==> flow/design.v <==
module rad4_reference(
    input [31:0] x,
    input [10:0] y,
    output [31:0] p
    );
    wire [5:0] sign_factor;
    wire [32:0] PP_5;
    wire [32:0] PP_4;
    wire [32:0] PP_3;
    wire [32:0] PP_2;
    wire [32:0] PP_1;
    wire [32:0] PP_0;
    wire [2:0] tmp1;
    wire [2:0] tmp0;
    assign tmp1 = {y[10],y[10:9]}; 
    assign tmp0 = {y[1:0],1'b0};
    rad4_BE PP5_gen(
        .x1(tmp1),
        .y(x),
        .sign_factor(sign_factor[5]),
        .PP(PP_5)
        );
    rad4_BE PP4_gen(
        .x1(y[9:7]),
        .y(x),
        .sign_factor(sign_factor[4]),
        .PP(PP_4)
        );
    rad4_BE PP3_gen(
        .x1(y[7:5]),
        .y(x),
        .sign_factor(sign_factor[3]),
        .PP(PP_3)
        );
    rad4_BE PP2_gen(
        .x1(y[5:3]),
        .y(x),
        .sign_factor(sign_factor[2]),
        .PP(PP_2)
        );
    rad4_BE PP1_gen(
        .x1(y[3:1]),
        .y(x),
        .sign_factor(sign_factor[1]),
        .PP(PP_1)
        );
    rad4_BE PP0_gen(
        .x1(tmp0),
        .y(x),
        .sign_factor(sign_factor[0]),
        .PP(PP_0)
        );
    PP_add Final(
        .sign_factor(sign_factor),
        .PP_5(PP_5),
        .PP_4(PP_4),
        .PP_3(PP_3),
        .PP_2(PP_2),
        .PP_1(PP_1),
        .PP_0(PP_0),
        .p(p)
        );
endmodule
module rad4_BE(
    input [2:0] x1,
    input [31:0] y,
    output sign_factor,
    output [32:0] PP
    );
    wire one, two, sign;
    code encode_block(
        .one(one),
        .two(two),
        .sign(sign),
        .y2(x1[2]),
        .y1(x1[1]),
        .y0(x1[0])
        );
    wire [32:0] tmp1_pp; 
    assign tmp1_pp = {y[31],y};  
    wire [33:0] out1;
    assign out1[0] = sign;
    genvar i;
    generate
        for ( i = 0; i < 33; i = i+1 )
            begin : pp_rad4_first 
            product pp_pr(tmp1_pp[i],out1[i],one,two,sign,PP[i],out1[i+1]);
            end
    endgenerate
    sgn_gen sign_gen(one,two,sign,sign_factor);
endmodule
module code(one,two,sign,y2,y1,y0);  
	input y2,y1,y0;                     
	output one,two,sign;                
	wire [1:0]k;                        
	xor x1(one,y0,y1);                  
	xor x2(k[1],y2,y1);                 
	not n1(k[0],one);                   
	and a1(two,k[0],k[1]);              
	assign sign=y2;                     
endmodule   
module product(x1,x0,one,two,sign,p,i);
	input x1,x0,sign,one,two;
	output p,i;
	wire [1:0] k;
	xor xo1(i,x1,sign);
	and a1(k[1],i,one);
	and a0(k[0],x0,two);
	or o1(p,k[1],k[0]);
endmodule
module sgn_gen(one,two,sign,sign_factor);
    input sign,one,two;
    output sign_factor;
    wire k;
    or o1(k,one,two);
    and a1(sign_factor,sign,k);
endmodule
module PP_add(
    input [5:0] sign_factor,
    input [32:0] PP_5,
    input [32:0] PP_4,
    input [32:0] PP_3,
    input [32:0] PP_2,
    input [32:0] PP_1,
    input [32:0] PP_0,
    output [31:0] p
    );
    wire [5:0] E_MSB;
    assign E_MSB[0] = ~ PP_0[32];
    assign E_MSB[1] = ~ PP_1[32];
    assign E_MSB[2] = ~ PP_2[32];
    assign E_MSB[3] = ~ PP_3[32];
    assign E_MSB[4] = ~ PP_4[32];
    assign E_MSB[5] = ~ PP_5[32];
    wire [33:0] sum00_FA;
    wire [33:0] carry00_FA;
    wire [33:0] tmp001_FA;
    wire [33:0] tmp002_FA;
    wire [33:0] tmp003_FA;
    assign tmp001_FA = {E_MSB[0],{3{PP_0[32]}},PP_0[32:4],PP_0[2]};
    assign tmp002_FA = {E_MSB[1],PP_1[32],PP_1[32:2],PP_1[0]};
    assign tmp003_FA = {PP_2,sign_factor[1]};
    genvar i001;
    generate
        for (i001 = 0; i001 < 34; i001 = i001 + 1)
            begin : pp_fad00
            FAd pp_fad(tmp001_FA[i001],tmp002_FA[i001], tmp003_FA[i001], carry00_FA[i001],sum00_FA[i001]);
            end
    endgenerate
    wire [1:0] sum00_HA;
    wire [1:0] carry00_HA;
    wire [1:0] tmp001_HA;
    wire [1:0] tmp002_HA;
    assign tmp001_HA = {1'b1,PP_0[3]};
    assign tmp002_HA = {PP_2[32],PP_1[1]};
    genvar i002;
    generate
        for (i002 = 0; i002 < 2; i002 = i002 + 1)
            begin : pp_had00
            HAd pp_had(tmp001_HA[i002],tmp002_HA[i002],carry00_HA[i002],sum00_HA[i002]);
            end
    endgenerate
    wire [32:0] sum01_FA;
    wire [32:0] carry01_FA;
    wire [32:0] tmp011_FA;
    wire [32:0] tmp012_FA;
    wire [32:0] tmp013_FA;
    assign tmp011_FA = {1'b1,E_MSB[3],PP_3[32],PP_3[32:4],PP_3[2]};
    assign tmp012_FA = {PP_4[32],PP_4[32:2],PP_4[0]};
    assign tmp013_FA = {PP_5[31:0],sign_factor[4]};
    genvar i011;
    generate
        for (i011 = 0; i011 < 33; i011 = i011 + 1)
            begin : pp_fad01
            FAd pp_fad(tmp011_FA[i011],tmp012_FA[i011], tmp013_FA[i011], carry01_FA[i011],sum01_FA[i011]);
            end
    endgenerate
    wire [1:0] sum01_HA;
    wire [1:0] carry01_HA;
    wire [1:0] tmp011_HA;
    wire [1:0] tmp012_HA;
    assign tmp011_HA = {E_MSB[4],PP_3[3]};
    assign tmp012_HA = {PP_5[32],PP_4[1]};
    genvar i012;
    generate
        for (i012 = 0; i012 < 2; i012 = i012 + 1)
            begin : pp_had01
            HAd pp_had(tmp011_HA[i012],tmp012_HA[i012],carry01_HA[i012],sum01_HA[i012]);
            end
    endgenerate
    wire [33:0] sum10_FA;
    wire [33:0] carry10_FA;
    wire [33:0] tmp101_FA;
    wire [33:0] tmp102_FA;
    wire [33:0] tmp103_FA;
    assign tmp101_FA = {E_MSB[2],sum00_HA[1],sum00_FA[33:3],sum00_FA[1]};
    assign tmp102_FA = {carry00_HA[1],carry00_FA[33:2],carry00_HA[0]};
    assign tmp103_FA = {sum01_FA[29:1],sum01_HA[0],sum01_FA[0],PP_3[1:0],sign_factor[2]};
    genvar i010;
    generate
        for (i010 = 0; i010 < 34; i010 = i010 + 1)
            begin : pp_fad10
            FAd pp_fad(tmp101_FA[i010],tmp102_FA[i010], tmp103_FA[i010], carry10_FA[i010],sum10_FA[i010]);
            end
    endgenerate
    wire [1:0] sum10_HA;
    wire [1:0] carry10_HA;
    wire [1:0] tmp101_HA;
    wire [1:0] tmp102_HA;
    assign tmp101_HA = {1'b1,sum00_FA[2]};
    assign tmp102_HA = {sum01_FA[30],carry00_FA[1]};
    genvar i013;
    generate
        for (i013 = 0; i013 < 2; i013 = i013 + 1)
            begin : pp_had11
            HAd pp_had(tmp101_HA[i013],tmp102_HA[i013],carry10_HA[i013],sum10_HA[i013]);
            end
    endgenerate
    wire [32:0] sum20_FA;
    wire [32:0] carry20_FA;
    wire [32:0] tmp201_FA;
    wire [32:0] tmp202_FA;
    wire [32:0] tmp203_FA;
    assign tmp201_FA = {carry10_HA[1],sum10_HA[1],sum10_FA[33:4],sum10_FA[1]};
    assign tmp202_FA = {sum01_FA[31],carry10_FA[33:3],carry10_HA[0]};
    assign tmp203_FA = {carry01_FA[30:1],carry01_HA[0],carry01_FA[0],sign_factor[3]};
    genvar i020;
    generate
        for (i020 = 0; i020 < 33; i020 = i020 + 1)
            begin : pp_fad20
            FAd pp_fad(tmp201_FA[i020],tmp202_FA[i020], tmp203_FA[i020], carry20_FA[i020],sum20_FA[i020]);
            end
    endgenerate
    wire [3:0] sum20_HA;
    wire [3:0] carry20_HA;
    wire [3:0] tmp201_HA;
    wire [3:0] tmp202_HA;
    assign tmp201_HA = {sum01_HA[1],sum01_FA[32],sum10_FA[3:2]};
    assign tmp202_HA = {carry01_FA[32:31],carry10_FA[2:1]};
    genvar i021;
    generate
        for (i021 = 0; i021 < 4; i021 = i021 + 1)
            begin : pp_had21
            HAd pp_had(tmp201_HA[i021],tmp202_HA[i021],carry20_HA[i021],sum20_HA[i021]);
            end
    endgenerate
    wire  sum30_FA;
    wire  carry30_FA;
    FAd pp_fad(sum20_FA[2],carry20_FA[1], sign_factor[5], carry30_FA,sum30_FA);
    wire [32:0] sum30_HA;
    wire [32:0] carry30_HA;
    wire [32:0] tmp301_HA;
    wire [32:0] tmp302_HA;
    assign tmp301_HA = {carry01_HA[1],sum20_HA[3:2],sum20_FA[32:3]};
    assign tmp302_HA = {carry20_HA[3:2],carry20_FA[32:2]};
    genvar i031;
    generate
        for (i031 = 0; i031 < 33; i031 = i031 + 1)
            begin : pp_had31
            HAd pp_had(tmp301_HA[i031],tmp302_HA[i031],carry30_HA[i031],sum30_HA[i031]);
            end
    endgenerate
    wire [44:0] tmp_sum;
    wire [44:0] tmp_add1;
    wire [44:0] tmp_add2;
    assign tmp_add1 = {1'b0,sum30_HA,sum30_FA,sum20_FA[1],sum20_HA[1:0],sum20_FA[0],sum10_HA[0],sum10_FA[0],sum00_HA[0],sum00_FA[0],PP_0[1:0]};
    assign tmp_add2 = {carry30_HA,carry30_FA,1'b0,carry20_HA[1:0],carry20_FA[0],1'b0,carry10_FA[0],1'b0,carry00_FA[0],2'b0,sign_factor[0]}; 
    assign tmp_sum = tmp_add1 + tmp_add2;
    assign p = tmp_sum[41:10];
endmodule
module FAd(a,b,c,cy,sm);
	input a,b,c;
	output cy,sm;
	wire x,y,z;
	xor x1(x,a,b);
	xor x2(sm,x,c);
	and a1(y,a,b);
	and a2(z,x,c);
	or o1(cy,y,z);
endmodule 
module HAd(a,b,cy,sm);
	input a,b;
	output cy,sm;
	xor x1(sm,a,b);
	and a1(cy,a,b);
endmodule 
module rad4_reference1(
    input [31:0] x,
    input [10:0] y,
    output [31:0] p
    );
    wire [5:0] sign_factor;
    wire [32:0] PP_5;
    wire [32:0] PP_4;
    wire [32:0] PP_3;
    wire [32:0] PP_2;
    wire [32:0] PP_1;
    wire [32:0] PP_0;
    wire [2:0] tmp1;
    wire [2:0] tmp0;
    assign tmp1 = {y[10],y[10:9]}; 
    assign tmp0 = {y[1:0],1'b0};
    rad4_BE1 PP5_gen(
        .x1(tmp1),
        .y(x),
        .sign_factor(sign_factor[5]),
        .PP(PP_5)
        );
    rad4_BE1 PP4_gen(
        .x1(y[9:7]),
        .y(x),
        .sign_factor(sign_factor[4]),
        .PP(PP_4)
        );
    rad4_BE1 PP3_gen(
        .x1(y[7:5]),
        .y(x),
        .sign_factor(sign_factor[3]),
        .PP(PP_3)
        );
    rad4_BE1 PP2_gen(
        .x1(y[5:3]),
        .y(x),
        .sign_factor(sign_factor[2]),
        .PP(PP_2)
        );
    rad4_BE1 PP1_gen(
        .x1(y[3:1]),
        .y(x),
        .sign_factor(sign_factor[1]),
        .PP(PP_1)
        );
    rad4_BE1 PP0_gen(
        .x1(tmp0),
        .y(x),
        .sign_factor(sign_factor[0]),
        .PP(PP_0)
        );
    PP_add1 Final(
        .sign_factor(sign_factor),
        .PP_5(PP_5),
        .PP_4(PP_4),
        .PP_3(PP_3),
        .PP_2(PP_2),
        .PP_1(PP_1),
        .PP_0(PP_0),
        .p(p)
        );
endmodule
module rad4_BE1(
    input [2:0] x1,
    input [31:0] y,
    output sign_factor,
    output [32:0] PP
    );
    wire one, two, sign;
    code1 encode1_block(
        .one(one),
        .two(two),
        .sign(sign),
        .y2(x1[2]),
        .y1(x1[1]),
        .y0(x1[0])
        );
    wire [32:0] tmp1_pp; 
    assign tmp1_pp = {y[31],y};  
    wire [33:0] out1;
    assign out1[0] = sign;
    genvar i;
    generate
        for ( i = 0; i < 33; i = i+1 )
            begin : pp_rad4_first 
            product1 pp_pr(tmp1_pp[i],out1[i],one,two,sign,PP[i],out1[i+1]);
            end
    endgenerate
    assign sign_factor = sign & (one | two);
endmodule
module code1(one,two,sign,y2,y1,y0);  
	input y2,y1,y0;                     
	output one,two,sign;                
	wire [1:0]k;                        
	xor x1(one,y0,y1);                  
	xor x2(k[1],y2,y1);                 
	not n1(k[0],one);                   
	and a1(two,k[0],k[1]);              
	assign sign=y2;                     
endmodule   
module product1(x1,x0,one,two,sign,p,i);
	input x1,x0,sign,one,two;
	output p,i;
	wire [1:0] k;
	xor xo1(i,x1,sign);
	and a1(k[1],i,one);
	and a0(k[0],x0,two);
	or o1(p,k[1],k[0]);
endmodule
module PP_add1(
    input [5:0] sign_factor,
    input [32:0] PP_5,
    input [32:0] PP_4,
    input [32:0] PP_3,
    input [32:0] PP_2,
    input [32:0] PP_1,
    input [32:0] PP_0,
    output [31:0] p
    );
    wire [5:0] E_MSB;
    assign E_MSB[0] = ~ PP_0[32];
    assign E_MSB[1] = ~ PP_1[32];
    assign E_MSB[2] = ~ PP_2[32];
    assign E_MSB[3] = ~ PP_3[32];
    assign E_MSB[4] = ~ PP_4[32];
    assign E_MSB[5] = ~ PP_5[32];
    wire [33:0] sum00_FA;
    wire [33:0] carry00_FA;
    wire [33:0] tmp001_FA;
    wire [33:0] tmp002_FA;
    wire [33:0] tmp003_FA;
    assign tmp001_FA = {E_MSB[0],{3{PP_0[32]}},PP_0[32:4],PP_0[2]};
    assign tmp002_FA = {E_MSB[1],PP_1[32],PP_1[32:2],PP_1[0]};
    assign tmp003_FA = {PP_2,sign_factor[1]};
    genvar i001;
    generate
        for (i001 = 0; i001 < 34; i001 = i001 + 1)
            begin : pp_FAd100
            FAd1 pp_FAd1(tmp001_FA[i001],tmp002_FA[i001], tmp003_FA[i001], carry00_FA[i001],sum00_FA[i001]);
            end
    endgenerate
    wire [1:0] sum00_HA;
    wire [1:0] carry00_HA;
    wire [1:0] tmp001_HA;
    wire [1:0] tmp002_HA;
    assign tmp001_HA = {1'b1,PP_0[3]};
    assign tmp002_HA = {PP_2[32],PP_1[1]};
    genvar i002;
    generate
        for (i002 = 0; i002 < 2; i002 = i002 + 1)
            begin : pp_HAd100
            HAd1 pp_HAd1(tmp001_HA[i002],tmp002_HA[i002],carry00_HA[i002],sum00_HA[i002]);
            end
    endgenerate
    wire [32:0] sum01_FA;
    wire [32:0] carry01_FA;
    wire [32:0] tmp011_FA;
    wire [32:0] tmp012_FA;
    wire [32:0] tmp013_FA;
    assign tmp011_FA = {1'b1,E_MSB[3],PP_3[32],PP_3[32:4],PP_3[2]};
    assign tmp012_FA = {PP_4[32],PP_4[32:2],PP_4[0]};
    assign tmp013_FA = {PP_5[31:0],sign_factor[4]};
    genvar i011;
    generate
        for (i011 = 0; i011 < 33; i011 = i011 + 1)
            begin : pp_FAd101
            FAd1 pp_FAd1(tmp011_FA[i011],tmp012_FA[i011], tmp013_FA[i011], carry01_FA[i011],sum01_FA[i011]);
            end
    endgenerate
    wire [1:0] sum01_HA;
    wire [1:0] carry01_HA;
    wire [1:0] tmp011_HA;
    wire [1:0] tmp012_HA;
    assign tmp011_HA = {E_MSB[4],PP_3[3]};
    assign tmp012_HA = {PP_5[32],PP_4[1]};
    genvar i012;
    generate
        for (i012 = 0; i012 < 2; i012 = i012 + 1)
            begin : pp_HAd101
            HAd1 pp_HAd1(tmp011_HA[i012],tmp012_HA[i012],carry01_HA[i012],sum01_HA[i012]);
            end
    endgenerate
    wire [33:0] sum10_FA;
    wire [33:0] carry10_FA;
    wire [33:0] tmp101_FA;
    wire [33:0] tmp102_FA;
    wire [33:0] tmp103_FA;
    assign tmp101_FA = {E_MSB[2],sum00_HA[1],sum00_FA[33:3],sum00_FA[1]};
    assign tmp102_FA = {carry00_HA[1],carry00_FA[33:2],carry00_HA[0]};
    assign tmp103_FA = {sum01_FA[29:1],sum01_HA[0],sum01_FA[0],PP_3[1:0],sign_factor[2]};
    genvar i010;
    generate
        for (i010 = 0; i010 < 34; i010 = i010 + 1)
            begin : pp_FAd110
            FAd1 pp_FAd1(tmp101_FA[i010],tmp102_FA[i010], tmp103_FA[i010], carry10_FA[i010],sum10_FA[i010]);
            end
    endgenerate
    wire [1:0] sum10_HA;
    wire [1:0] carry10_HA;
    wire [1:0] tmp101_HA;
    wire [1:0] tmp102_HA;
    assign tmp101_HA = {1'b1,sum00_FA[2]};
    assign tmp102_HA = {sum01_FA[30],carry00_FA[1]};
    genvar i013;
    generate
        for (i013 = 0; i013 < 2; i013 = i013 + 1)
            begin : pp_HAd111
            HAd1 pp_HAd1(tmp101_HA[i013],tmp102_HA[i013],carry10_HA[i013],sum10_HA[i013]);
            end
    endgenerate
    wire [32:0] sum20_FA;
    wire [32:0] carry20_FA;
    wire [32:0] tmp201_FA;
    wire [32:0] tmp202_FA;
    wire [32:0] tmp203_FA;
    assign tmp201_FA = {carry10_HA[1],sum10_HA[1],sum10_FA[33:4],sum10_FA[1]};
    assign tmp202_FA = {sum01_FA[31],carry10_FA[33:3],carry10_HA[0]};
    assign tmp203_FA = {carry01_FA[30:1],carry01_HA[0],carry01_FA[0],sign_factor[3]};
    genvar i020;
    generate
        for (i020 = 0; i020 < 33; i020 = i020 + 1)
            begin : pp_FAd120
            FAd1 pp_FAd1(tmp201_FA[i020],tmp202_FA[i020], tmp203_FA[i020], carry20_FA[i020],sum20_FA[i020]);
            end
    endgenerate
    wire [3:0] sum20_HA;
    wire [3:0] carry20_HA;
    wire [3:0] tmp201_HA;
    wire [3:0] tmp202_HA;
    assign tmp201_HA = {sum01_HA[1],sum01_FA[32],sum10_FA[3:2]};
    assign tmp202_HA = {carry01_FA[32:31],carry10_FA[2:1]};
    genvar i021;
    generate
        for (i021 = 0; i021 < 4; i021 = i021 + 1)
            begin : pp_HAd121
            HAd1 pp_HAd1(tmp201_HA[i021],tmp202_HA[i021],carry20_HA[i021],sum20_HA[i021]);
            end
    endgenerate
    wire  sum30_FA;
    wire  carry30_FA;
    FAd1 pp_FAd1(sum20_FA[2],carry20_FA[1], sign_factor[5], carry30_FA,sum30_FA);
    wire [32:0] sum30_HA;
    wire [32:0] carry30_HA;
    wire [32:0] tmp301_HA;
    wire [32:0] tmp302_HA;
    assign tmp301_HA = {carry01_HA[1],sum20_HA[3:2],sum20_FA[32:3]};
    assign tmp302_HA = {carry20_HA[3:2],carry20_FA[32:2]};
    genvar i031;
    generate
        for (i031 = 0; i031 < 33; i031 = i031 + 1)
            begin : pp_HAd131
            HAd1 pp_HAd1(tmp301_HA[i031],tmp302_HA[i031],carry30_HA[i031],sum30_HA[i031]);
            end
    endgenerate
    wire [44:0] tmp_sum;
    wire [44:0] tmp_add1;
    wire [44:0] tmp_add2;
    assign tmp_add1 = {1'b0,sum30_HA,sum30_FA,sum20_FA[1],sum20_HA[1:0],sum20_FA[0],sum10_HA[0],sum10_FA[0],sum00_HA[0],sum00_FA[0],PP_0[1:0]};
    assign tmp_add2 = {carry30_HA,carry30_FA,1'b0,carry20_HA[1:0],carry20_FA[0],1'b0,carry10_FA[0],1'b0,carry00_FA[0],2'b0,sign_factor[0]}; 
    assign tmp_sum = tmp_add1 + tmp_add2;
    assign p = tmp_sum[41:10];
endmodule
module FAd1(a,b,c,cy,sm);
	input a,b,c;
	output cy,sm;
	wire x,y,z;
	xor x1(x,a,b);
	xor x2(sm,x,c);
	and a1(y,a,b);
	and a2(z,x,c);
	or o1(cy,y,z);
endmodule 
module HAd1(a,b,cy,sm);
	input a,b;
	output cy,sm;
	xor x1(sm,a,b);
	and a1(cy,a,b);
endmodule 
module rad4_reference2(
    input [31:0] x,
    input [10:0] y,
    output [31:0] p
    );
    wire [5:0] sign_factor;
    wire [32:0] PP_5;
    wire [32:0] PP_4;
    wire [32:0] PP_3;
    wire [32:0] PP_2;
    wire [32:0] PP_1;
    wire [32:0] PP_0;
    wire [2:0] tmp1;
    wire [2:0] tmp0;
    assign tmp1 = {y[10],y[10:9]}; 
    assign tmp0 = {y[1:0],1'b0};
    rad4_BE2 PP5_gen(
        .x1(tmp1),
        .y(x),
        .sign_factor(sign_factor[5]),
        .PP(PP_5)
        );
    rad4_BE2 PP4_gen(
        .x1(y[9:7]),
        .y(x),
        .sign_factor(sign_factor[4]),
        .PP(PP_4)
        );
    rad4_BE2 PP3_gen(
        .x1(y[7:5]),
        .y(x),
        .sign_factor(sign_factor[3]),
        .PP(PP_3)
        );
    rad4_BE2 PP2_gen(
        .x1(y[5:3]),
        .y(x),
        .sign_factor(sign_factor[2]),
        .PP(PP_2)
        );
    rad4_BE2 PP1_gen(
        .x1(y[3:1]),
        .y(x),
        .sign_factor(sign_factor[1]),
        .PP(PP_1)
        );
    rad4_BE2 PP0_gen(
        .x1(tmp0),
        .y(x),
        .sign_factor(sign_factor[0]),
        .PP(PP_0)
        );
    PP_add2 Final(
        .sign_factor(sign_factor),
        .PP_5(PP_5),
        .PP_4(PP_4),
        .PP_3(PP_3),
        .PP_2(PP_2),
        .PP_1(PP_1),
        .PP_0(PP_0),
        .p(p)
        );
endmodule
module rad4_BE2(
    input [2:0] x1,
    input [31:0] y,
    output sign_factor,
    output [32:0] PP
    );
    wire one, two, sign;
    code2 encode2_block(
        .one(one),
        .two(two),
        .sign(sign),
        .y2(x1[2]),
        .y1(x1[1]),
        .y0(x1[0])
        );
    wire [32:0] tmp1_pp; 
    assign tmp1_pp = {y[31],y};  
    wire [33:0] out1;
    assign out1[0] = sign;
    genvar i;
    generate
        for ( i = 0; i < 33; i = i+1 )
            begin : pp_rad4_first 
            product2 pp_pr(tmp1_pp[i],out1[i],one,two,sign,PP[i],out1[i+1]);
            end
    endgenerate
    assign sign_factor = sign & (one | two);
endmodule
module code2(one,two,sign,y2,y1,y0);  
	input y2,y1,y0;                     
	output one,two,sign;                
	wire [1:0]k;                        
	xor x1(one,y0,y1);                  
	xor x2(k[1],y2,y1);                 
	not n1(k[0],one);                   
	and a1(two,k[0],k[1]);              
	assign sign=y2;                     
endmodule   
module product2(x1,x0,one,two,sign,p,i);
	input x1,x0,sign,one,two;
	output p,i;
	wire [1:0] k;
	xor xo1(i,x1,sign);
	and a1(k[1],i,one);
	and a0(k[0],x0,two);
	or o1(p,k[1],k[0]);
endmodule
module PP_add2(
    input [5:0] sign_factor,
    input [32:0] PP_5,
    input [32:0] PP_4,
    input [32:0] PP_3,
    input [32:0] PP_2,
    input [32:0] PP_1,
    input [32:0] PP_0,
    output [31:0] p
    );
    wire [5:0] E_MSB;
    assign E_MSB[0] = ~ PP_0[32];
    assign E_MSB[1] = ~ PP_1[32];
    assign E_MSB[2] = ~ PP_2[32];
    assign E_MSB[3] = ~ PP_3[32];
    assign E_MSB[4] = ~ PP_4[32];
    assign E_MSB[5] = ~ PP_5[32];
    wire [33:0] sum00_FA;
    wire [33:0] carry00_FA;
    wire [33:0] tmp001_FA;
    wire [33:0] tmp002_FA;
    wire [33:0] tmp003_FA;
    assign tmp001_FA = {E_MSB[0],{3{PP_0[32]}},PP_0[32:4],PP_0[2]};
    assign tmp002_FA = {E_MSB[1],PP_1[32],PP_1[32:2],PP_1[0]};
    assign tmp003_FA = {PP_2,sign_factor[1]};
    genvar i001;
    generate
        for (i001 = 0; i001 < 34; i001 = i001 + 1)
            begin : pp_FAd200
            FAd2 pp_FAd2(tmp001_FA[i001],tmp002_FA[i001], tmp003_FA[i001], carry00_FA[i001],sum00_FA[i001]);
            end
    endgenerate
    wire [1:0] sum00_HA;
    wire [1:0] carry00_HA;
    wire [1:0] tmp001_HA;
    wire [1:0] tmp002_HA;
    assign tmp001_HA = {1'b1,PP_0[3]};
    assign tmp002_HA = {PP_2[32],PP_1[1]};
    genvar i002;
    generate
        for (i002 = 0; i002 < 2; i002 = i002 + 1)
            begin : pp_HAd200
            HAd2 pp_HAd2(tmp001_HA[i002],tmp002_HA[i002],carry00_HA[i002],sum00_HA[i002]);
            end
    endgenerate
    wire [32:0] sum01_FA;
    wire [32:0] carry01_FA;
    wire [32:0] tmp011_FA;
    wire [32:0] tmp012_FA;
    wire [32:0] tmp013_FA;
    assign tmp011_FA = {1'b1,E_MSB[3],PP_3[32],PP_3[32:4],PP_3[2]};
    assign tmp012_FA = {PP_4[32],PP_4[32:2],PP_4[0]};
    assign tmp013_FA = {PP_5[31:0],sign_factor[4]};
    genvar i011;
    generate
        for (i011 = 0; i011 < 33; i011 = i011 + 1)
            begin : pp_FAd201
            FAd2 pp_FAd2(tmp011_FA[i011],tmp012_FA[i011], tmp013_FA[i011], carry01_FA[i011],sum01_FA[i011]);
            end
    endgenerate
    wire [1:0] sum01_HA;
    wire [1:0] carry01_HA;
    wire [1:0] tmp011_HA;
    wire [1:0] tmp012_HA;
    assign tmp011_HA = {E_MSB[4],PP_3[3]};
    assign tmp012_HA = {PP_5[32],PP_4[1]};
    genvar i012;
    generate
        for (i012 = 0; i012 < 2; i012 = i012 + 1)
            begin : pp_HAd201
            HAd2 pp_HAd2(tmp011_HA[i012],tmp012_HA[i012],carry01_HA[i012],sum01_HA[i012]);
            end
    endgenerate
    wire [33:0] sum10_FA;
    wire [33:0] carry10_FA;
    wire [33:0] tmp101_FA;
    wire [33:0] tmp102_FA;
    wire [33:0] tmp103_FA;
    assign tmp101_FA = {E_MSB[2],sum00_HA[1],sum00_FA[33:3],sum00_FA[1]};
    assign tmp102_FA = {carry00_HA[1],carry00_FA[33:2],carry00_HA[0]};
    assign tmp103_FA = {sum01_FA[29:1],sum01_HA[0],sum01_FA[0],PP_3[1:0],sign_factor[2]};
    genvar i010;
    generate
        for (i010 = 0; i010 < 34; i010 = i010 + 1)
            begin : pp_FAd210
            FAd2 pp_FAd2(tmp101_FA[i010],tmp102_FA[i010], tmp103_FA[i010], carry10_FA[i010],sum10_FA[i010]);
            end
    endgenerate
    wire [1:0] sum10_HA;
    wire [1:0] carry10_HA;
    wire [1:0] tmp101_HA;
    wire [1:0] tmp102_HA;
    assign tmp101_HA = {1'b1,sum00_FA[2]};
    assign tmp102_HA = {sum01_FA[30],carry00_FA[1]};
    genvar i013;
    generate
        for (i013 = 0; i013 < 2; i013 = i013 + 1)
            begin : pp_HAd211
            HAd2 pp_HAd2(tmp101_HA[i013],tmp102_HA[i013],carry10_HA[i013],sum10_HA[i013]);
            end
    endgenerate
    wire [32:0] sum20_FA;
    wire [32:0] carry20_FA;
    wire [32:0] tmp201_FA;
    wire [32:0] tmp202_FA;
    wire [32:0] tmp203_FA;
    assign tmp201_FA = {carry10_HA[1],sum10_HA[1],sum10_FA[33:4],sum10_FA[1]};
    assign tmp202_FA = {sum01_FA[31],carry10_FA[33:3],carry10_HA[0]};
    assign tmp203_FA = {carry01_FA[30:1],carry01_HA[0],carry01_FA[0],sign_factor[3]};
    genvar i020;
    generate
        for (i020 = 0; i020 < 33; i020 = i020 + 1)
            begin : pp_FAd220
            FAd2 pp_FAd2(tmp201_FA[i020],tmp202_FA[i020], tmp203_FA[i020], carry20_FA[i020],sum20_FA[i020]);
            end
    endgenerate
    wire [3:0] sum20_HA;
    wire [3:0] carry20_HA;
    wire [3:0] tmp201_HA;
    wire [3:0] tmp202_HA;
    assign tmp201_HA = {sum01_HA[1],sum01_FA[32],sum10_FA[3:2]};
    assign tmp202_HA = {carry01_FA[32:31],carry10_FA[2:1]};
    genvar i021;
    generate
        for (i021 = 0; i021 < 4; i021 = i021 + 1)
            begin : pp_HAd221
            HAd2 pp_HAd2(tmp201_HA[i021],tmp202_HA[i021],carry20_HA[i021],sum20_HA[i021]);
            end
    endgenerate
    wire  sum30_FA;
    wire  carry30_FA;
    FAd2 pp_FAd2(sum20_FA[2],carry20_FA[1], sign_factor[5], carry30_FA,sum30_FA);
    wire [32:0] sum30_HA;
    wire [32:0] carry30_HA;
    wire [32:0] tmp301_HA;
    wire [32:0] tmp302_HA;
    assign tmp301_HA = {carry01_HA[1],sum20_HA[3:2],sum20_FA[32:3]};
    assign tmp302_HA = {carry20_HA[3:2],carry20_FA[32:2]};
    genvar i031;
    generate
        for (i031 = 0; i031 < 33; i031 = i031 + 1)
            begin : pp_HAd231
            HAd2 pp_HAd2(tmp301_HA[i031],tmp302_HA[i031],carry30_HA[i031],sum30_HA[i031]);
            end
    endgenerate
    wire [44:0] tmp_sum;
    wire [44:0] tmp_add1;
    wire [44:0] tmp_add2;
    assign tmp_add1 = {1'b0,sum30_HA,sum30_FA,sum20_FA[1],sum20_HA[1:0],sum20_FA[0],sum10_HA[0],sum10_FA[0],sum00_HA[0],sum00_FA[0],PP_0[1:0]};
    assign tmp_add2 = {carry30_HA,carry30_FA,1'b0,carry20_HA[1:0],carry20_FA[0],1'b0,carry10_FA[0],1'b0,carry00_FA[0],2'b0,sign_factor[0]}; 
    assign tmp_sum = tmp_add1 + tmp_add2;
    assign p = tmp_sum[41:10];
endmodule
module FAd2(a,b,c,cy,sm);
	input a,b,c;
	output cy,sm;
	wire x,y,z;
	xor x1(x,a,b);
	xor x2(sm,x,c);
	and a1(y,a,b);
	and a2(z,x,c);
	or o1(cy,y,z);
endmodule 
module HAd2(a,b,cy,sm);
	input a,b;
	output cy,sm;
	xor x1(sm,a,b);
	and a1(cy,a,b);
endmodule 
module rad4_reference3(
    input [31:0] x,
    input [10:0] y,
    output [31:0] p
    );
    wire [5:0] sign_factor;
    wire [32:0] PP_5;
    wire [32:0] PP_4;
    wire [32:0] PP_3;
    wire [32:0] PP_2;
    wire [32:0] PP_1;
    wire [32:0] PP_0;
    wire [2:0] tmp1;
    wire [2:0] tmp0;
    assign tmp1 = {y[10],y[10:9]}; 
    assign tmp0 = {y[1:0],1'b0};
    rad4_BE3 PP5_gen(
        .x1(tmp1),
        .y(x),
        .sign_factor(sign_factor[5]),
        .PP(PP_5)
        );
    rad4_BE3 PP4_gen(
        .x1(y[9:7]),
        .y(x),
        .sign_factor(sign_factor[4]),
        .PP(PP_4)
        );
    rad4_BE3 PP3_gen(
        .x1(y[7:5]),
        .y(x),
        .sign_factor(sign_factor[3]),
        .PP(PP_3)
        );
    rad4_BE3 PP2_gen(
        .x1(y[5:3]),
        .y(x),
        .sign_factor(sign_factor[2]),
        .PP(PP_2)
        );
    rad4_BE3 PP1_gen(
        .x1(y[3:1]),
        .y(x),
        .sign_factor(sign_factor[1]),
        .PP(PP_1)
        );
    rad4_BE3 PP0_gen(
        .x1(tmp0),
        .y(x),
        .sign_factor(sign_factor[0]),
        .PP(PP_0)
        );
    PP_add3 Final(
        .sign_factor(sign_factor),
        .PP_5(PP_5),
        .PP_4(PP_4),
        .PP_3(PP_3),
        .PP_2(PP_2),
        .PP_1(PP_1),
        .PP_0(PP_0),
        .p(p)
        );
endmodule
module rad4_BE3(
    input [2:0] x1,
    input [31:0] y,
    output sign_factor,
    output [32:0] PP
    );
    wire one, two, sign;
    code3 encode3_block(
        .one(one),
        .two(two),
        .sign(sign),
        .y2(x1[2]),
        .y1(x1[1]),
        .y0(x1[0])
        );
    wire [32:0] tmp1_pp; 
    assign tmp1_pp = {y[31],y};  
    wire [33:0] out1;
    assign out1[0] = sign;
    genvar i;
    generate
        for ( i = 0; i < 33; i = i+1 )
            begin : pp_rad4_first 
            product3 pp_pr(tmp1_pp[i],out1[i],one,two,sign,PP[i],out1[i+1]);
            end
    endgenerate
    assign sign_factor = sign & (one | two);
endmodule
module code3(one,two,sign,y2,y1,y0);  
	input y2,y1,y0;                     
	output one,two,sign;                
	wire [1:0]k;                        
	xor x1(one,y0,y1);                  
	xor x2(k[1],y2,y1);                 
	not n1(k[0],one);                   
	and a1(two,k[0],k[1]);              
	assign sign=y2;                     
endmodule   
module product3(x1,x0,one,two,sign,p,i);
	input x1,x0,sign,one,two;
	output p,i;
	wire [1:0] k;
	xor xo1(i,x1,sign);
	and a1(k[1],i,one);
	and a0(k[0],x0,two);
	or o1(p,k[1],k[0]);
endmodule
module PP_add3(
    input [5:0] sign_factor,
    input [32:0] PP_5,
    input [32:0] PP_4,
    input [32:0] PP_3,
    input [32:0] PP_2,
    input [32:0] PP_1,
    input [32:0] PP_0,
    output [31:0] p
    );
    wire [5:0] E_MSB;
    assign E_MSB[0] = ~ PP_0[32];
    assign E_MSB[1] = ~ PP_1[32];
    assign E_MSB[2] = ~ PP_2[32];
    assign E_MSB[3] = ~ PP_3[32];
    assign E_MSB[4] = ~ PP_4[32];
    assign E_MSB[5] = ~ PP_5[32];
    wire [33:0] sum00_FA;
    wire [33:0] carry00_FA;
    wire [33:0] tmp001_FA;
    wire [33:0] tmp002_FA;
    wire [33:0] tmp003_FA;
    assign tmp001_FA = {E_MSB[0],{3{PP_0[32]}},PP_0[32:4],PP_0[2]};
    assign tmp002_FA = {E_MSB[1],PP_1[32],PP_1[32:2],PP_1[0]};
    assign tmp003_FA = {PP_2,sign_factor[1]};
    genvar i001;
    generate
        for (i001 = 0; i001 < 34; i001 = i001 + 1)
            begin : pp_FAd300
            FAd3 pp_FAd3(tmp001_FA[i001],tmp002_FA[i001], tmp003_FA[i001], carry00_FA[i001],sum00_FA[i001]);
            end
    endgenerate
    wire [1:0] sum00_HA;
    wire [1:0] carry00_HA;
    wire [1:0] tmp001_HA;
    wire [1:0] tmp002_HA;
    assign tmp001_HA = {1'b1,PP_0[3]};
    assign tmp002_HA = {PP_2[32],PP_1[1]};
    genvar i002;
    generate
        for (i002 = 0; i002 < 2; i002 = i002 + 1)
            begin : pp_HAd300
            HAd3 pp_HAd3(tmp001_HA[i002],tmp002_HA[i002],carry00_HA[i002],sum00_HA[i002]);
            end
    endgenerate
    wire [32:0] sum01_FA;
    wire [32:0] carry01_FA;
    wire [32:0] tmp011_FA;
    wire [32:0] tmp012_FA;
    wire [32:0] tmp013_FA;
    assign tmp011_FA = {1'b1,E_MSB[3],PP_3[32],PP_3[32:4],PP_3[2]};
    assign tmp012_FA = {PP_4[32],PP_4[32:2],PP_4[0]};
    assign tmp013_FA = {PP_5[31:0],sign_factor[4]};
    genvar i011;
    generate
        for (i011 = 0; i011 < 33; i011 = i011 + 1)
            begin : pp_FAd301
            FAd3 pp_FAd3(tmp011_FA[i011],tmp012_FA[i011], tmp013_FA[i011], carry01_FA[i011],sum01_FA[i011]);
            end
    endgenerate
    wire [1:0] sum01_HA;
    wire [1:0] carry01_HA;
    wire [1:0] tmp011_HA;
    wire [1:0] tmp012_HA;
    assign tmp011_HA = {E_MSB[4],PP_3[3]};
    assign tmp012_HA = {PP_5[32],PP_4[1]};
    genvar i012;
    generate
        for (i012 = 0; i012 < 2; i012 = i012 + 1)
            begin : pp_HAd301
            HAd3 pp_HAd3(tmp011_HA[i012],tmp012_HA[i012],carry01_HA[i012],sum01_HA[i012]);
            end
    endgenerate
    wire [33:0] sum10_FA;
    wire [33:0] carry10_FA;
    wire [33:0] tmp101_FA;
    wire [33:0] tmp102_FA;
    wire [33:0] tmp103_FA;
    assign tmp101_FA = {E_MSB[2],sum00_HA[1],sum00_FA[33:3],sum00_FA[1]};
    assign tmp102_FA = {carry00_HA[1],carry00_FA[33:2],carry00_HA[0]};
    assign tmp103_FA = {sum01_FA[29:1],sum01_HA[0],sum01_FA[0],PP_3[1:0],sign_factor[2]};
    genvar i010;
    generate
        for (i010 = 0; i010 < 34; i010 = i010 + 1)
            begin : pp_FAd310
            FAd3 pp_FAd3(tmp101_FA[i010],tmp102_FA[i010], tmp103_FA[i010], carry10_FA[i010],sum10_FA[i010]);
            end
    endgenerate
    wire [1:0] sum10_HA;
    wire [1:0] carry10_HA;
    wire [1:0] tmp101_HA;
    wire [1:0] tmp102_HA;
    assign tmp101_HA = {1'b1,sum00_FA[2]};
    assign tmp102_HA = {sum01_FA[30],carry00_FA[1]};
    genvar i013;
    generate
        for (i013 = 0; i013 < 2; i013 = i013 + 1)
            begin : pp_HAd311
            HAd3 pp_HAd3(tmp101_HA[i013],tmp102_HA[i013],carry10_HA[i013],sum10_HA[i013]);
            end
    endgenerate
    wire [32:0] sum20_FA;
    wire [32:0] carry20_FA;
    wire [32:0] tmp201_FA;
    wire [32:0] tmp202_FA;
    wire [32:0] tmp203_FA;
    assign tmp201_FA = {carry10_HA[1],sum10_HA[1],sum10_FA[33:4],sum10_FA[1]};
    assign tmp202_FA = {sum01_FA[31],carry10_FA[33:3],carry10_HA[0]};
    assign tmp203_FA = {carry01_FA[30:1],carry01_HA[0],carry01_FA[0],sign_factor[3]};
    genvar i020;
    generate
        for (i020 = 0; i020 < 33; i020 = i020 + 1)
            begin : pp_FAd320
            FAd3 pp_FAd3(tmp201_FA[i020],tmp202_FA[i020], tmp203_FA[i020], carry20_FA[i020],sum20_FA[i020]);
            end
    endgenerate
    wire [3:0] sum20_HA;
    wire [3:0] carry20_HA;
    wire [3:0] tmp201_HA;
    wire [3:0] tmp202_HA;
    assign tmp201_HA = {sum01_HA[1],sum01_FA[32],sum10_FA[3:2]};
    assign tmp202_HA = {carry01_FA[32:31],carry10_FA[2:1]};
    genvar i021;
    generate
        for (i021 = 0; i021 < 4; i021 = i021 + 1)
            begin : pp_HAd321
            HAd3 pp_HAd3(tmp201_HA[i021],tmp202_HA[i021],carry20_HA[i021],sum20_HA[i021]);
            end
    endgenerate
    wire  sum30_FA;
    wire  carry30_FA;
    FAd3 pp_FAd3(sum20_FA[2],carry20_FA[1], sign_factor[5], carry30_FA,sum30_FA);
    wire [32:0] sum30_HA;
    wire [32:0] carry30_HA;
    wire [32:0] tmp301_HA;
    wire [32:0] tmp302_HA;
    assign tmp301_HA = {carry01_HA[1],sum20_HA[3:2],sum20_FA[32:3]};
    assign tmp302_HA = {carry20_HA[3:2],carry20_FA[32:2]};
    genvar i031;
    generate
        for (i031 = 0; i031 < 33; i031 = i031 + 1)
            begin : pp_HAd331
            HAd3 pp_HAd3(tmp301_HA[i031],tmp302_HA[i031],carry30_HA[i031],sum30_HA[i031]);
            end
    endgenerate
    wire [44:0] tmp_sum;
    wire [44:0] tmp_add1;
    wire [44:0] tmp_add2;
    assign tmp_add1 = {1'b0,sum30_HA,sum30_FA,sum20_FA[1],sum20_HA[1:0],sum20_FA[0],sum10_HA[0],sum10_FA[0],sum00_HA[0],sum00_FA[0],PP_0[1:0]};
    assign tmp_add2 = {carry30_HA,carry30_FA,1'b0,carry20_HA[1:0],carry20_FA[0],1'b0,carry10_FA[0],1'b0,carry00_FA[0],2'b0,sign_factor[0]}; 
    assign tmp_sum = tmp_add1 + tmp_add2;
    assign p = tmp_sum[41:10];
endmodule
module FAd3(a,b,c,cy,sm);
	input a,b,c;
	output cy,sm;
	wire x,y,z;
	xor x1(x,a,b);
	xor x2(sm,x,c);
	and a1(y,a,b);
	and a2(z,x,c);
	or o1(cy,y,z);
endmodule 
module HAd3(a,b,cy,sm);
	input a,b;
	output cy,sm;
	xor x1(sm,a,b);
	and a1(cy,a,b);
endmodule 
module fos_exact_tra_v1(
    input [31:0] x_in,
    input [10:0] a1,
    input clk,
    input reset,
    output [31:0] y_out);
    wire [31:0] b1x;
    wire [31:0] a1y;
    wire signed [31:0] sum0_next;
    wire signed [31:0] sum1;
    reg signed [31:0] sum0;
    rad4_reference mult(sum1,a1,a1y);
    assign y_out = sum0 + x_in;
    assign sum1 = y_out;
    assign sum0_next = a1y - x_in;
    always @ (posedge clk)
    if (reset) begin
        sum0 <= 32'b0;
    end else begin
        sum0 <= sum0_next;
    end
endmodule
module fos_exact_v1(
    input [31:0] x_in,
    input [10:0] a1,
    input clk,
    input reset,
    output [31:0] y_out);
    wire signed [31:0] Data_feedforward;
    wire signed [31:0] Data_feedback;
    wire signed [31:0] sum0;
    reg signed  [31:0] Samples_in1; 
    reg signed  [31:0] Samples_in2; 
    reg signed  [31:0] Samples_out; 
    assign Data_feedforward = {Samples_in2}; 
    assign y_out = Samples_in1 - Data_feedforward - Data_feedback; 
    rad4_reference mult(Samples_out,a1,Data_feedback);
   always @ (posedge clk) 
   if(reset == 1) begin
         Samples_in1 <= 0; 
         Samples_in2 <= 0; 
         Samples_out <= 0; 
      end 
   else begin 
      Samples_in1 <= x_in; 
      Samples_in2 <= Samples_in1; 
      Samples_out <= y_out; 
   end 
endmodule
module fos_exact_tra_v2(
    input [31:0] x_in,
    input [10:0] a1,
    input clk,
    input reset,
    output [31:0] y_out);
    wire [31:0] b1x;
    wire [31:0] a1y;
    wire signed [31:0] sum0_next;
    wire signed [31:0] sum1;
    reg signed [31:0] sum0;
    rad4_reference1 mult(sum1,a1,a1y);
    assign y_out = sum0 + x_in;
    assign sum1 = y_out;
    assign sum0_next = a1y - x_in;
    always @ (posedge clk)
    if (reset) begin
        sum0 <= 32'b0;
    end else begin
        sum0 <= sum0_next;
    end
endmodule
module fos_exact_v2(
    input [31:0] x_in,
    input [10:0] a1,
    input clk,
    input reset,
    output [31:0] y_out);
    wire signed [31:0] Data_feedforward;
    wire signed [31:0] Data_feedback;
    wire signed [31:0] sum0;
    reg signed  [31:0] Samples_in1; 
    reg signed  [31:0] Samples_in2; 
    reg signed  [31:0] Samples_out; 
    assign Data_feedforward = {Samples_in2}; 
    assign y_out = Samples_in1 - Data_feedforward - Data_feedback; 
    rad4_reference1 mult(Samples_out,a1,Data_feedback);
   always @ (posedge clk) 
   if(reset == 1) begin
         Samples_in1 <= 0; 
         Samples_in2 <= 0; 
         Samples_out <= 0; 
      end 
   else begin 
      Samples_in1 <= x_in; 
      Samples_in2 <= Samples_in1; 
      Samples_out <= y_out; 
   end 
endmodule
module fos_exact_tra_v3(
    input [31:0] x_in,
    input [10:0] a1,
    input [10:0] b1,
    input clk,
    input reset,
    output [31:0] y_out);
    wire [31:0] b1x;
    wire [31:0] a1y;
    wire signed [31:0] sum0_next;
    wire signed [31:0] sum1;
    reg signed [31:0] sum0;
    rad4_reference2 mult(x_in,b1,b1x);
    rad4_reference2 mult2(sum1,a1,a1y);
    assign y_out = sum0 + x_in;
    assign sum1 = y_out;
    assign sum0_next = b1x + a1y;
    always @ (posedge clk)
    if (reset) begin
        sum0 <= 32'b0;
    end else begin
        sum0 <= sum0_next;
    end
endmodule
module fos_exact_v3(
    input [31:0] x_in,
    input [10:0] a1,
    input [10:0] b1,
    input clk,
    input reset,
    output [31:0] y_out);
    wire signed [31:0] Data_feedforward;
    wire signed [31:0] Data_feedback;
    wire signed [31:0] sum0;
    reg signed  [31:0] Samples_in1; 
    reg signed  [31:0] Samples_in2; 
    reg signed  [31:0] Samples_out; 
    assign y_out = Samples_in1 + Data_feedforward - Data_feedback; 
    rad4_reference2 mult(Samples_out,a1,Data_feedback);
    rad4_reference2 mult1(Samples_in2,b1,Data_feedforward);                     
   always @ (posedge clk) 
   if(reset == 1) begin
         Samples_in1 <= 0; 
         Samples_in2 <= 0; 
         Samples_out <= 0; 
      end 
   else begin 
      Samples_in1 <= x_in; 
      Samples_in2 <= Samples_in1; 
      Samples_out <= y_out; 
   end 
endmodule
module fos_exact_tra_v4(
    input [31:0] x_in,
    input [10:0] a1,
    input clk,
    input reset,
    output [31:0] y_out);
    wire [31:0] b1x;
    wire [31:0] a1y;
    wire signed [31:0] sum0_next;
    wire signed [31:0] sum1;
    reg signed [31:0] sum0;
    rad4_reference3 mult(sum1,a1,a1y);
    assign y_out = sum0 + x_in;
    assign sum1 = y_out;
    assign sum0_next = a1y;
    always @ (posedge clk)
    if (reset) begin
        sum0 <= 32'b0;
    end else begin
        sum0 <= sum0_next;
    end
endmodule
module fos_exact_v4(
    input [31:0] x_in,
    input [10:0] a1,
    input clk,
    input reset,
    output [31:0] y_out);
    wire signed [31:0] Data_feedforward;
    wire signed [31:0] Data_feedback;
    wire signed [31:0] sum0;
    reg signed  [31:0] Samples_in1; 
    reg signed  [31:0] Samples_in2; 
    reg signed  [31:0] Samples_out; 
    assign y_out = Samples_in1 - Data_feedback; 
    rad4_reference3 mult(Samples_out,a1,Data_feedback);
   always @ (posedge clk) 
   if(reset == 1) begin
         Samples_in1 <= 0; 
         Samples_in2 <= 0; 
         Samples_out <= 0; 
      end 
   else begin 
      Samples_in1 <= x_in; 
      Samples_in2 <= Samples_in1; 
      Samples_out <= y_out; 
   end 
endmodule
module a_filter_reference_32x11(
    input [31:0] x_in,
    input clk,
    input [5:0] reset,
    output [31:0] y_out);
    wire [10:0] a1_1;
    wire [10:0] a1_2;
    wire [10:0] a1_3;
    wire [10:0] a1_4;
    wire [10:0] b1;
    assign a1_1 = -11'sd208;
    assign a1_2 = -11'sd1021;
    assign a1_3 = -11'sd930;
    assign a1_4 = -11'sd1010;
    assign b1 = 11'sd307;
    wire [31:0] y_1;
    wire [31:0] y_2;
    wire [31:0] y_3;
    wire [31:0] y_4;
    wire [31:0] y_5;
    fos_exact_v4 first_stage(x_in,a1_4,clk,reset[0],y_1);
    fos_exact_v3 second_stage(y_1,a1_3,b1,clk,reset[1],y_2);
    fos_exact_v2 third_stage(y_2,a1_2,clk,reset[2],y_3);
    fos_exact_v2 fourth_stage(y_3,a1_2,clk,reset[3],y_4);
    fos_exact_v1 fifth_stage(y_4,a1_1,clk,reset[4],y_5);
    fos_exact_v1 sixth_stage(y_5,a1_1,clk,reset[5],y_out);
endmodule
Step by step through the tools: a_filter_reference_32x11
The steps from the RTL of a_filter_reference_32x11 to its reports follow in flow order.
Line numbers count from 1 in the design file above.
Cell names lack the library's common part.
A cell with n/a has no value.

inputs
  design top = a_filter_reference_32x11
  clock = clk
  cell library = sky130hd
  timing corner = tt_025C_1v80

After elaboration
Source: Yosys, flattened and elaborated, memories not mapped. Widths are those after wreduce; folded enables and synchronous resets count as part of the registers. Registers that Yosys merges into a memory's read port (data or address) are not register bits. Print and check cells do not count. Equal cells are merged and count once.

word-level totals
  bits in registers = 544
  input port bits = 39
  output and inout bits = 32
  elaborated cells = 3106

cells by class
  add/subtract/negate cells = 18
  bitwise gates (word level) = 3071

operators by type and width
  kind               count
  bitwise XOR 1 bit  1277
  AND 1 bit          1261
  subtractor 32 bit  10
  OR 1 bit           298
  adder 42 bit       7
  inverter 1 bit     235
  adder 32 bit       1

Depth
Yosys ltp: most cells in a row. Word level: on the elaborated netlist, between registers, memories and ports. Mapped: between sequential cells and ports; inverters and the memories' decode and read muxes count.

depth
  depth after elaboration = 14
  ABC_AREA = 0
  mapped depth = 33
  gate-level depth less buffers = 33

Mapped cells and area
Yosys stat after the flow's synthesis: flattened, memories mapped to cells. It holds for the ABC_AREA given above (unset counts as 0); a run with the other value may have another netlist.

cells by type
  cell type  count
  ha_1       1128
  dfxtp_1    544
  fa_1       430
  inv_1      1581
  nor2_1     625
  xnor2_1    222
  a21oi_1    295
  a21o_1     165
  xor2_1     141
  o21ai_0    145
  nor2b_1    109
  nand2_1    147
  o21a_1     57
  nor3_1     84
  o21bai_1   44
  nand3_1    65
  nand2b_1   47
  and2_1     45

Other cell types: 58; their cells: 483.

mapped netlist
  standard cells after synthesis = 6357
  synthesis area = 55318.1 sq um
  sequential area = 10890.4 sq um
  flip-flops = 544

The figures by module come from a second, unflattened synthesis with its own total; it is not the netlist above.

second synthesis, totals
  cells (unflattened synthesis) = 9980
  area (unflattened synthesis) = 95354.0 sq um

Rows give one instance, submodules left out.

by module
  module           times used  cells  area (sq um)  sequential area (sq um)
  fos_exact_v1     2           607    5689.2        1921.8
  fos_exact_v2     2           607    5689.2        1921.8
  (no name shown)  396         2      17.5          0.0
  (no name shown)  396         2      17.5          0.0
  (no name shown)  396         2      17.5          0.0
  FAd              270         1      20.0          0.0
  FAd1             270         1      20.0          0.0
  FAd2             270         1      20.0          0.0
  fos_exact_v3     1           606    5336.4        1921.8
  PP_add           2           327    2199.6        0.0
  PP_add1          2           327    2199.6        0.0
  PP_add2          2           327    2199.6        0.0
  fos_exact_v4     1           406    3535.9        1281.2
  (no name shown)  198         2      17.5          0.0

Further modules, not shown: 20.

Worst setup path after synthesis
Path of least setup slack by OpenSTA after synthesis, without wires, with an ideal clock, recovery checks aside; 20% of the period is set as input and as output delay. Where synthesis merged equal registers, the netlist keeps one of their names.

timing after synthesis
  kind = register -> output
  start point = register sixth_stage.Samples_out[10]
  end point = output y_out[28]
  clock period = 9.0 ns
  external output delay = 1.800 ns
  launch time at the first pin = 0.000 ns
  arrival = 6.100 ns
  setup slack = 1.100 ns
  delay of the path = 6.100 ns
  driving pins on the path = 29
  buffers on the path = 1
  synthesis period reached = 7.9 ns

"delay of the path" is the arrival time less input delay plus setup time.
A path that ends at an output port has no setup time.
"driving pins on the path": output pins that drive a net of the path, with the launching flip-flop's if there is one; two outputs of one cell count as two.
"synthesis period reached" = period - worst setup slack (recovery checks aside). The figure is calculated, with input and output delays left at 20% of the set period.
Between the ends stands the longest chain of elaborated cells between them, by number of cells; it is not shown to be the way that was timed. Of several equally long chains one is given.
A line is the first line of the expression or statement that the cell stems from. Yosys adds cells for indexed reads and writes and turns some case tables into memories.

between the ends, after synthesis
  cells stage by stage = dfxtp_1 inv_1 ha_1 ha_1 inv_1 fa_1 inv_1 ha_1 ha_1 and3_1 a221o_1 a21oi_1 o2bb2ai_1 a211oi_1 nor2_1 a21oi_1 xnor2_1 fa_1 inv_1 ha_1 buf_1 nand2_1 a21o_1 a31o_2 a31oi_1 o21ai_0 a21oi_1 o21ai_0 o31a_1
  length of the longest elaborated chain = 9
  elaborated cells between the ends (all ways) = 57
  RTL lines with such cells = 9

ends and longest elaborated chain, after synthesis
  item               RTL line  text
  from (decl)        1157      reg signed  [31:0] Samples_out;
  from (assign)      1165      Samples_out <= 0;
  from (assign)      1170      Samples_out <= y_out;
  inverter 1 bit     n/a
  bitwise XOR 1 bit  275       xor x1(x,a,b);
  bitwise XOR 1 bit  276       xor x2(sm,x,c);
  bitwise XOR 1 bit  275
  AND 1 bit          278       and a2(z,x,c);
  OR 1 bit           279       or o1(cy,y,z);
  bitwise XOR 1 bit  284       xor x1(sm,a,b);
  adder 42 bit       268       assign tmp_sum = tmp_add1 + tmp_add2;
  subtractor 32 bit  1159      assign y_out = Samples_in1 - Data_feedforward - Data_feedback;
  to (decl)          1326      output [31:0] y_out);

Path in the finished layout
From the final timing report of run A: the path of least setup slack in the routed layout; clock arrival at registers is part of the times.

timing post-layout
  kind = register -> output
  start point = register sixth_stage.Samples_out[4]
  end point = output y_out[20]
  clock period = 8.86 ns
  external output delay = 1.77 ns
  launch time at the first pin = 0.67 ns
  arrival = 6.91 ns
  setup slack = 0.18 ns
  driving pins on the path = 32
  buffers on the path = 6

Between the ends stands the longest chain of elaborated cells between them, by number of cells; it is not shown to be the way that was timed. Of several equally long chains one is given.

between the ends, post-layout
  cells stage by stage = dfxtp_2 inv_2 ha_1 ha_1 inv_1 fa_1 inv_2 ha_4 ha_4 nand3_4 nor4_4 buf_4 nor2_1 buf_4 xnor2_1 fa_1 inv_1 ha_1 a21o_1 a221oi_2 buf_4 a211oi_2 buf_4 o21ai_0 nand2b_1 a21oi_2 o21ai_2 a31oi_2 buf_4 nor2_1 a211oi_2 clkdlybuf4s15_2
  length of the longest elaborated chain = 9
  elaborated cells between the ends (all ways) = 50
  RTL lines with such cells = 9

ends and longest elaborated chain, post-layout
  item               RTL line  text
  from (decl)        1157      reg signed  [31:0] Samples_out;
  from (assign)      1165      Samples_out <= 0;
  from (assign)      1170      Samples_out <= y_out;
  inverter 1 bit     n/a
  bitwise XOR 1 bit  275       xor x1(x,a,b);
  bitwise XOR 1 bit  276       xor x2(sm,x,c);
  bitwise XOR 1 bit  275
  AND 1 bit          278       and a2(z,x,c);
  OR 1 bit           279       or o1(cy,y,z);
  bitwise XOR 1 bit  284       xor x1(sm,a,b);
  adder 42 bit       268       assign tmp_sum = tmp_add1 + tmp_add2;
  subtractor 32 bit  1159      assign y_out = Samples_in1 - Data_feedforward - Data_feedback;
  to (decl)          1326      output [31:0] y_out);

Data sheet: physical implementation of a_filter_reference_32x11

a_filter_reference_32x11 through Yosys and OpenROAD on sky130hd: 2 stored runs, unordered, with their settings and measured results. The constraints put input and output delay at 20% of the set period each and load the outputs with 0.01 pF.

Run A
==> flow/run.sh <==
#!/bin/bash
# the make line also repeats the synthesis and layout settings of config.mk as NAME=value (left out here)
make -C /OpenROAD-flow-scripts/flow DESIGN_CONFIG=/design/flow/config.mk WORK_HOME=/design/flow/orfs CLKGATE_MAP_FILE= finish
==> flow/config.mk <==
export PLATFORM = sky130hd
export DESIGN_NAME = a_filter_reference_32x11
export DESIGN_NICKNAME = a_filter_reference_32x11
export VERILOG_FILES = /design/flow/design.v
export SDC_FILE = /design/flow/constraint.sdc
export NUM_CORES = 4
export LEC_CHECK = 0
export CAP_MARGIN = 20
export CORE_MARGIN = 2
export CORE_UTILIZATION = 28
export SLEW_MARGIN = 20
==> flow/constraint.sdc <==
create_clock -name core_clock -period 8.86 [get_ports {clk}]
set_input_delay 1.7720 -clock core_clock [delete_from_list [all_inputs] [get_ports {clk}]]
set_output_delay 1.7720 -clock core_clock [all_outputs]
set_load 0.01 [all_outputs]

==> results of run A <==
chip area after synthesis (Yosys): 55318.1 sq um
die area: 201134.0 sq um
standard-cell area of the final layout: 62359.8 sq um
worst setup slack after layout: 0.176 ns
total negative slack: 0.000 ns
worst hold slack: 0.446 ns

Run B
==> flow/run.sh <==
#!/bin/bash
# the make line also repeats the synthesis and layout settings of config.mk as NAME=value (left out here)
make -C /OpenROAD-flow-scripts/flow DESIGN_CONFIG=/design/flow/config.mk WORK_HOME=/design/flow/orfs CLKGATE_MAP_FILE= finish
==> flow/config.mk <==
export PLATFORM = sky130hd
export DESIGN_NAME = a_filter_reference_32x11
export DESIGN_NICKNAME = a_filter_reference_32x11
export VERILOG_FILES = /design/flow/design.v
export SDC_FILE = /design/flow/constraint.sdc
export NUM_CORES = 4
export LEC_CHECK = 0
export CAP_MARGIN = 20
export CORE_MARGIN = 2
export CORE_UTILIZATION = 40
export SLEW_MARGIN = 20
==> flow/constraint.sdc <==
create_clock -name core_clock -period 8.86 [get_ports {clk}]
set_input_delay 1.7720 -clock core_clock [delete_from_list [all_inputs] [get_ports {clk}]]
set_output_delay 1.7720 -clock core_clock [all_outputs]
set_load 0.01 [all_outputs]

==> results of run B <==
chip area after synthesis (Yosys): 55318.1 sq um
die area: 141286.0 sq um
standard-cell area of the final layout: 61868.1 sq um
worst setup slack after layout: 0.227 ns
total negative slack: 0.000 ns
worst hold slack: 0.453 ns
